==> flow/design.v <==
module fir #(
    parameter TAPS = 32,
    parameter DECIMATION = 8,
    parameter DATA_SIZE = 32,
    parameter [TAPS*DATA_SIZE-1:0] GLOBAL_COEFF = '0,
    parameter UNROLL = 16
) (
    input   logic clock,
    input   logic reset,
    input   logic [DATA_SIZE-1:0] x_in,   
    output   logic x_rd_en,
    input  logic x_empty,
    output  logic y_wr_en,
    input   logic y_out_full,
    output  logic [DATA_SIZE-1:0] y_out 
);
typedef enum logic[2:0] {
    INIT, 
    COMPUTE, 
    WRITE
} state_t;
state_t state, next_state;
logic [0:TAPS-1] [DATA_SIZE-1:0] shift_reg;
logic [0:TAPS-1][DATA_SIZE-1:0] shift_reg_c;
logic [$clog2(DECIMATION)-1:0] decimation_counter, decimation_counter_c;
logic [$clog2(TAPS)-1:0] taps_counter, taps_counter_c;
logic [0:UNROLL-1][DATA_SIZE-1:0] tap_value, tap_value_c;
logic signed [0:UNROLL-1][DATA_SIZE-1:0] product, product_c;
logic [0:UNROLL-1][DATA_SIZE-1:0] y_sum, y_sum_c; 
logic last_cycle, last_cycle_c;
logic [$clog2(TAPS)-1:0] coefficient_counter, coefficient_counter_c;
logic [DATA_SIZE-1:0] total_sum;
logic [0:TAPS-1][DATA_SIZE-1:0] coeff;
assign coeff = GLOBAL_COEFF;
function logic signed [DATA_SIZE-1:0] DEQUANTIZE(logic signed [DATA_SIZE-1:0] val);
    if (val < 0) begin
        DEQUANTIZE = DATA_SIZE'(-(-val >>> 10));
    end else begin
        DEQUANTIZE = DATA_SIZE'(val >>> 10);
    end
endfunction
always_ff @(posedge clock or posedge reset) begin
    if (reset == 1'b1) begin
        state <= INIT;       
        product <= '0;
        last_cycle <= '0;
        coefficient_counter <= '0;
        taps_counter <= '0;        
        decimation_counter <= '0;       
        y_sum <= '0;
        tap_value <= '0;
        shift_reg <= '0;
    end else begin
        taps_counter <= taps_counter_c;
        coefficient_counter <= coefficient_counter_c;
        shift_reg <= shift_reg_c;
        state <= next_state;  
        y_sum <= y_sum_c;
        tap_value <= tap_value_c;
        product <= product_c;
        last_cycle <= last_cycle_c;        
        decimation_counter <= decimation_counter_c;
    end
end
always_comb begin
    next_state = state;
    x_rd_en = 1'b0;
    y_wr_en = 1'b0;
    decimation_counter_c = decimation_counter;
    shift_reg_c = shift_reg;
    taps_counter_c = taps_counter;
    y_sum_c = y_sum;
    tap_value_c = tap_value;
    product_c = product;
    last_cycle_c = last_cycle;
    coefficient_counter_c = coefficient_counter;
    total_sum = '0;
    y_out = '0;
    case(state)
        INIT: begin
            if (x_empty == 1'b0) begin
                x_rd_en = 1'b1;
                shift_reg_c[1:TAPS-1] = shift_reg[0:TAPS-2];
                shift_reg_c[0] = x_in;
                decimation_counter_c = decimation_counter + 1'b1;
                if (decimation_counter == DECIMATION - 1) begin
                    next_state = COMPUTE;
                    for (int i = 0; i < UNROLL; i++) begin
                        tap_value_c[i] = shift_reg_c[i];
                    end  
                    taps_counter_c = taps_counter + UNROLL;
                end else begin
                    next_state = INIT;
                end
            end
        end
        COMPUTE: begin
            if (last_cycle == 1'b0) begin
                for (int i = 0; i < UNROLL; i++) begin 
                    product_c[i] = $signed(tap_value[i]) * $signed(coeff[TAPS-coefficient_counter-i-1]);
                end
                if (taps_counter != UNROLL) begin
                    for (int i = 0; i < UNROLL; i++) begin
                        y_sum_c[i] = $signed(y_sum[i]) + DEQUANTIZE(product[i]);
                    end
                end
                taps_counter_c = taps_counter + UNROLL;
                coefficient_counter_c = coefficient_counter + UNROLL;
                for (int i = 0; i < UNROLL; i++)
                    tap_value_c[i] = shift_reg[taps_counter+i];
                if (taps_counter == 0) begin
                    last_cycle_c = 1'b1;
                end
            end else begin
                for (int i = 0; i < UNROLL; i++) begin
                    y_sum_c[i] = $signed(y_sum[i]) + DEQUANTIZE(product[i]);
                end  
                last_cycle_c = 1'b0;
                next_state = WRITE;
            end            
        end
        WRITE: begin
            if (y_out_full == 1'b0) begin
                y_wr_en = 1'b1;
                total_sum = '0;
                for (int i = 0; i < UNROLL; i++) begin
                    total_sum = $signed(total_sum) + $signed(y_sum[i]);
                end
                y_out = total_sum;
                taps_counter_c = '0;
                coefficient_counter_c = '0;
                decimation_counter_c = '0;
                y_sum_c = '0;
                next_state = INIT;
            end
        end
        default: begin
            next_state = INIT;
            x_rd_en = 1'bx;
            y_wr_en = 1'bx;
            y_out = 'x;
            decimation_counter_c = 'x;
            taps_counter_c = 'x;
            y_sum_c = 'x;
            shift_reg_c = 'x;
            product_c = 'x;
            last_cycle_c = 'x;
            coefficient_counter_c = 'x;
            tap_value_c = 'x;
        end
    endcase
end
endmodule
module fm_lpr_fir (
    input  logic        clock,
    input  logic        reset,
    input  logic [31:0] x_in,
    output logic        x_rd_en,
    input  logic        x_empty,
    output logic [31:0] y_out,
    input  logic        y_out_full,
    output logic        y_wr_en
);
localparam AUDIO_LPR_COEFF_TAPS = 32;
localparam [AUDIO_LPR_COEFF_TAPS*32-1:0] AUDIO_LPR_COEFFS = {
    32'hfffffffd, 32'hfffffffa, 32'hfffffff4, 32'hffffffed, 32'hffffffe5, 32'hffffffdf, 32'hffffffe2, 32'hfffffff3,
    32'h00000015, 32'h0000004e, 32'h0000009b, 32'h000000f9, 32'h0000015d, 32'h000001be, 32'h0000020e, 32'h00000243,
    32'h00000243, 32'h0000020e, 32'h000001be, 32'h0000015d, 32'h000000f9, 32'h0000009b, 32'h0000004e, 32'h00000015,
    32'hfffffff3, 32'hffffffe2, 32'hffffffdf, 32'hffffffe5, 32'hffffffed, 32'hfffffff4, 32'hfffffffa, 32'hfffffffd
};
fir #(
    .TAPS(AUDIO_LPR_COEFF_TAPS),
    .DECIMATION(8),
    .DATA_SIZE(32),
    .GLOBAL_COEFF(AUDIO_LPR_COEFFS),
    .UNROLL(4)
) fir_lpr_inst (
    .clock(clock),
    .reset(reset),
    .x_in(x_in),
    .x_rd_en(x_rd_en),
    .x_empty(x_empty),
    .y_out(y_out),
    .y_out_full(y_out_full),
    .y_wr_en(y_wr_en)
);
endmodule
[Reports on fm_lpr_fir]
What the tools print for fm_lpr_fir, step after step.
Line numbers count from 1 in the design file above.
Library cell names are shortened.
The mark - stands for no value.
Set-up
  top: fm_lpr_fir
  clock: clock
  cell library: sky130hd
  corner: tt_025C_1v80

[Word-level counts]
Yosys after proc, flatten, opt, wreduce and memory -nomap, before mapping. Memory bits, and registers merged into a memory's read port (data or address), are not among the register bits. Print and check cells are not counted. Equal cells are merged and count once.
Operators by class
  add/sub/neg operators: 40
  multipliers: 4
  div/mod/pow operators: 0
  $lt $le $gt $ge: 4
  equality and inequality tests: 10
  shift-type cells: 8
  multiplexer cells: 75
  bitwise operators: 5
  reductions and logical operators: 13
Operators with widths (number)
  indexed select 1024 x 32 -> 32 bit: 4
  indexed select 1024 x 32 -> 32 bit (first input constant): 4
  multiplier 32 x 32 -> 32 bit: 4
  2-to-1 mux 32 bit: 46
  2-to-1 mux 1024 bit: 1
  2-to-1 mux 992 bit: 1
  parallel mux 128 bit (select 2 bit): 2
  2-to-1 mux 128 bit: 3
  adder 32 bit: 11
  subtractor 5 x 27 -> 27 bit (first input constant): 7
  negator 22 -> 32 bit: 4
  less-than comparator 32 x 1 -> 1 bit (second input constant): 4
  negator 32 bit: 4
  subtractor 27 x 1 -> 27 bit (second input constant): 4
  parallel mux 32 bit (select 2 bit): 1
  subtractor 27 x 2 -> 27 bit (second input constant): 2
  2-to-1 mux 5 bit: 5
  parallel mux 5 bit (select 3 bit): 1
  AND reduction 3 bit: 4
  adder 5 x 2 -> 6 bit (second input constant): 2
  2-to-1 mux 3 bit: 4
  adder 5 x 3 -> 5 bit (second input constant): 2
  parallel mux 5 bit (select 2 bit): 1
  parallel mux 3 bit (select 3 bit): 1
  AND reduction 4 bit: 2
  subtractor 6 x 5 -> 7 bit (first input constant): 1
  != test 2 bit (second input constant): 3
  OR reduction 2 bit: 3
Not listed: further kinds 16, cells in them 28.
Storage and ports
  flip-flop bits (word level): 1425
  bits in latches: 0
  bits in writable memories: 0
  ROM bits: 0
  word width x clocked read ports: 0
  memory cells: 0
  input port bits: 36
  output and inout bits: 34
  cells after elaboration: 168

[Logic depth]
Longest topological path by Yosys (ltp), each cell counted once; first at word level (registers and memories cut), then after technology mapping (sequential cells cut; the memories' decode and read muxes count).
Depth
  depth in word-level cells: 10
  ABC_AREA: 1
  depth in mapped cells: 53
  depth with buffers taken out: 50

[After synthesis]
Source: synth_stat.txt of the flow (Yosys; design flattened, memories mapped). It holds for the ABC_AREA given above (unset counts as 0); a run with the other value may have another netlist.
Synthesis totals
  mapped cells: 15798
  chip area (Yosys): 128508.2 um2
  mapped flip-flops: 1421
  buffers: 708
Cell types
  dfrtp_1: number 1420, area in all 3.55E+04 um2
  fa_1: number 1496, area in all 2.99E+04 um2
  inv_1: number 2880, area in all 1.08E+04 um2
  ha_1: number 737, area in all 9.22E+03 um2
  nand2_1: number 2434, area in all 9.14E+03 um2
  o21ai_0: number 1537, area in all 7.69E+03 um2
  nor2_1: number 1888, area in all 7.09E+03 um2
  a21oi_1: number 1246, area in all 6.24E+03 um2
  clkbuf_1: number 623, area in all 2.34E+03 um2
  nand3_1: number 355, area in all 1.78E+03 um2
  xor2_1: number 141, area in all 1.23E+03 um2
  xnor2_1: number 108, area in all 945.907 um2
  a22oi_1: number 123, area in all 923.386 um2
  o221ai_1: number 62, area in all 543.021 um2
  o311ai_0: number 46, area in all 402.886 um2
  nand4_1: number 56, area in all 350.336 um2
  o211ai_1: number 45, area in all 337.824 um2
  a31oi_1: number 52, area in all 325.312 um2
Other cell types: 52; their cells: 549.

[Worst setup path after synthesis]
OpenSTA on the mapped netlist: ideal clock, no wires. The path of least setup slack (recovery checks aside). Input and output delay are each 20% of the period. Register names are those of the netlist, which keeps one name where synthesis merged equal registers.
Timing post-synthesis
  kind: flip-flop to flip-flop
  from: register fir_lpr_inst.coefficient_counter[2]
  to: register (no name shown)
  period: 12.0 ns
  launch time at the first pin: 0.000 ns
  data arrival time: 8.621 ns
  data required time: 11.934 ns
  slack: 3.313 ns
  path delay: 8.687 ns
  stages: 46
  period reached after synthesis: 8.687 ns
"path delay" is the arrival time less input delay plus setup time.
"stages" counts driving pins, that of a launching flip-flop among them; a cell with two outputs on the path counts twice.
"period reached after synthesis" is the clock period less the worst setup slack; recovery checks do not enter. This is arithmetic on one report: input and output delays are still those of the set period (20% each).
The rows between start and end are the longest chain of elaborated cells between them; the timing report does not say that the signal goes this way. Where chains are equally long, one stands for them.
Each line given opens the expression or statement behind the cell; cells for indexed reads and writes are added by Yosys, which also makes memories of some case tables.
On the way, post-synthesis
  cells stage by stage: dfrtp_1 -> buf_6 -> inv_1 -> ha_1 -> inv_1 -> ha_1 -> buf_2 -> nor2_1 -> clkinv_1 -> nand2_1 -> nand2_1 -> nand2_1 -> a21oi_2 -> clkbuf_1 -> clkbuf_1 -> nand2_1 -> fa_1 -> inv_1 -> [10 not listed] -> inv_1 -> ha_1 -> nand2_1 -> nor2_1 -> nor3b_1 -> nand4_1 -> nand3_1 -> nand3_1 -> nand2_1 -> nand2_1 -> and3_1 -> inv_1 -> nand3_1 -> o21ai_0 -> inv_1 -> nand3_1 -> nand3_1 -> nand2_1
  length of the longest elaborated chain: 8
  elaborated cells between the ends (all ways): 8
  source lines of those cells: 3
  those cells by class: add/sub: 4; mul: 1; shift: 1; mux: 2
Ends and longest elaborated chain, post-synthesis
  start: declaration: line 31  | logic [$clog2(TAPS)-1:0] coefficient_counter, coefficient_counter_c;
  start: assignment: line 47  | coefficient_counter <= '0;
  start: assignment: line 55  | coefficient_counter <= coefficient_counter_c;
  subtractor 6 x 5 -> 7 bit: line 100
  subtractor 27 x 2 -> 27 bit: line 100
  subtractor 27 x 1 -> 27 bit: line 100
  subtractor 5 x 27 -> 27 bit: line 100
  indexed select 1024 x 32 -> 32 bit: line 100
  multiplier 32 x 32 -> 32 bit: line 100
  2-to-1 mux 32 bit: line 98  | if (last_cycle == 1'b0) begin
  2-to-1 mux 128 bit: line 79  | case(state)
  end: assignment: line 45
  end: assignment: line 60
  end: declaration: line 28

[Timing after layout]
From the final timing report of run A: the path of least setup slack in the routed layout; clock arrival at registers is part of the times.
Timing post-layout
  kind: flip-flop to flip-flop
  from: register fir_lpr_inst.coefficient_counter[2]
  to: register (no name shown)
  period: 12.0 ns
  launch time at the first pin: 0.87 ns
  data arrival time: 11.24 ns
  data required time: 12.81 ns
  slack: 1.57 ns
  stages: 40
The rows between start and end are the longest chain of elaborated cells between them; the timing report does not say that the signal goes this way. Where chains are equally long, one stands for them.
On the way, post-layout
  cells stage by stage: dfrtp_1 -> inv_1 -> ha_1 -> inv_1 -> ha_1 -> nand2_1 -> nand3_1 -> nand3_1 -> inv_2 -> nand2_1 -> fa_1 -> fa_1 -> fa_1 -> inv_1 -> fa_1 -> inv_1 -> fa_1 -> inv_1 -> [4 not listed] -> inv_1 -> ha_1 -> nand2_1 -> nor2_1 -> nor3b_1 -> nand4_1 -> nand3_1 -> nand3_1 -> nand2_1 -> nand2_1 -> and3_1 -> inv_1 -> nand3_1 -> o21ai_0 -> inv_1 -> nand3_1 -> nand3_1 -> nand2_1
  length of the longest elaborated chain: 8
  elaborated cells between the ends (all ways): 8
  source lines of those cells: 3
  those cells by class: add/sub: 4; mul: 1; shift: 1; mux: 2
Ends and longest elaborated chain, post-layout
  start: declaration: line 31  | logic [$clog2(TAPS)-1:0] coefficient_counter, coefficient_counter_c;
  start: assignment: line 47  | coefficient_counter <= '0;
  start: assignment: line 55  | coefficient_counter <= coefficient_counter_c;
  subtractor 6 x 5 -> 7 bit: line 100
  subtractor 27 x 2 -> 27 bit: line 100
  subtractor 27 x 1 -> 27 bit: line 100
  subtractor 5 x 27 -> 27 bit: line 100
  indexed select 1024 x 32 -> 32 bit: line 100
  multiplier 32 x 32 -> 32 bit: line 100
  2-to-1 mux 32 bit: line 98  | if (last_cycle == 1'b0) begin
  2-to-1 mux 128 bit: line 79  | case(state)
  end: assignment: line 45
  end: assignment: line 60
  end: declaration: line 28

--- measured runs ---
Design fm_lpr_fir on sky130hd. What follows are 3 stored runs of the flow, each under its own settings; their order means nothing. The constraints put input and output delay at 20% of the set period each and load the outputs with 0.01 pF.
By "achieved clock period (ns)" is meant the clock period of the run minus its worst setup slack. This is arithmetic on one report: input and output delays are still those of the set period (20% each).
"worst setup path time (ns)" = time allowed to the worst setup path (clock period - input delay - output delay, where it has them) - its slack; a late launch clock adds to it, a late capture clock takes from it.

Flow files of run A
==> flow/run.sh <==
#!/bin/bash
# the make line also repeats the synthesis and layout settings of config.mk as NAME=value (left out here)
make -C /OpenROAD-flow-scripts/flow DESIGN_CONFIG=/design/flow/config.mk WORK_HOME=/design/flow/orfs CLKGATE_MAP_FILE= finish
==> flow/config.mk <==
export PLATFORM = sky130hd
export DESIGN_NAME = fm_lpr_fir
export DESIGN_NICKNAME = fm_lpr_fir
export VERILOG_FILES = /design/flow/design.v
export SDC_FILE = /design/flow/constraint.sdc
export NUM_CORES = 4
export LEC_CHECK = 0
export ABC_AREA = 1
export CAP_MARGIN = 20
export CELL_PAD_IN_SITES_DETAIL_PLACEMENT = 0
export CORE_MARGIN = 2
export CORE_UTILIZATION = 25
export CTS_CLUSTER_SIZE = 98
export GPL_ROUTABILITY_DRIVEN = 0
export PLACE_DENSITY = 0.41
export SLEW_MARGIN = 20
export TNS_END_PERCENT = 20
==> flow/constraint.sdc <==
create_clock -name core_clock -period 12.0 [get_ports {clock}]
set_input_delay 2.4000 -clock core_clock [delete_from_list [all_inputs] [get_ports {clock}]]
set_output_delay 2.4000 -clock core_clock [all_outputs]
set_load 0.01 [all_outputs]

report of run A
yosys chip area after synthesis (um^2): 128508.2
finish__design__die__area: 519783.0
finish__design__instance__area__stdcell: 142784.0
finish__design__instance__utilization: 0.2787
finish__timing__setup__ws: 1.569
finish__timing__setup__tns: 0.000
finish__timing__hold__ws: 0.475
achieved clock period (ns): 10.431
worst setup path time (ns): 10.43
worst setup path kind: flip-flop to flip-flop

Flow files of run B
==> flow/run.sh <==
#!/bin/bash
# the make line also repeats the synthesis and layout settings of config.mk as NAME=value (left out here)
make -C /OpenROAD-flow-scripts/flow DESIGN_CONFIG=/design/flow/config.mk WORK_HOME=/design/flow/orfs CLKGATE_MAP_FILE= finish
==> flow/config.mk <==
export PLATFORM = sky130hd
export DESIGN_NAME = fm_lpr_fir
export DESIGN_NICKNAME = fm_lpr_fir
export VERILOG_FILES = /design/flow/design.v
export SDC_FILE = /design/flow/constraint.sdc
export NUM_CORES = 4
export LEC_CHECK = 0
export ABC_AREA = 1
export CAP_MARGIN = 20
export CELL_PAD_IN_SITES_DETAIL_PLACEMENT = 1
export CORE_MARGIN = 2
export CORE_UTILIZATION = 64
export CTS_CLUSTER_SIZE = 85
export GPL_ROUTABILITY_DRIVEN = 1
export MIN_ROUTING_LAYER = met1
export PLACE_DENSITY = 0.41
export SETUP_SLACK_MARGIN = 1.6
export SLEW_MARGIN = 20
export TNS_END_PERCENT = 30
==> flow/constraint.sdc <==
create_clock -name core_clock -period 7.57 [get_ports {clock}]
set_input_delay 1.5140 -clock core_clock [delete_from_list [all_inputs] [get_ports {clock}]]
set_output_delay 1.5140 -clock core_clock [all_outputs]
set_load 0.01 [all_outputs]

report of run B: did not finish, place, DPL-0033

Flow files of run C
==> flow/run.sh <==
#!/bin/bash
# the make line also repeats the synthesis and layout settings of config.mk as NAME=value (left out here)
make -C /OpenROAD-flow-scripts/flow DESIGN_CONFIG=/design/flow/config.mk WORK_HOME=/design/flow/orfs CLKGATE_MAP_FILE= finish
==> flow/config.mk <==
export PLATFORM = sky130hd
export DESIGN_NAME = fm_lpr_fir
export DESIGN_NICKNAME = fm_lpr_fir
export VERILOG_FILES = /design/flow/design.v
export SDC_FILE = /design/flow/constraint.sdc
export NUM_CORES = 4
export LEC_CHECK = 0
export CAP_MARGIN = 20
export CELL_PAD_IN_SITES_DETAIL_PLACEMENT = 2
export CELL_PAD_IN_SITES_GLOBAL_PLACEMENT = 2
export CORE_ASPECT_RATIO = 0.69
export CORE_MARGIN = 10
export CORE_UTILIZATION = 58
export CTS_CLUSTER_DIAMETER = 167
export GPL_ROUTABILITY_DRIVEN = 1
export MAX_ROUTING_LAYER = met4
export SETUP_SLACK_MARGIN = 0.18
export SLEW_MARGIN = 40
==> flow/constraint.sdc <==
create_clock -name core_clock -period 12.0 [get_ports {clock}]
set_input_delay 2.4000 -clock core_clock [delete_from_list [all_inputs] [get_ports {clock}]]
set_output_delay 2.4000 -clock core_clock [all_outputs]
set_load 0.01 [all_outputs]

report of run C: did not finish, place, DPL-0033
--- end ---
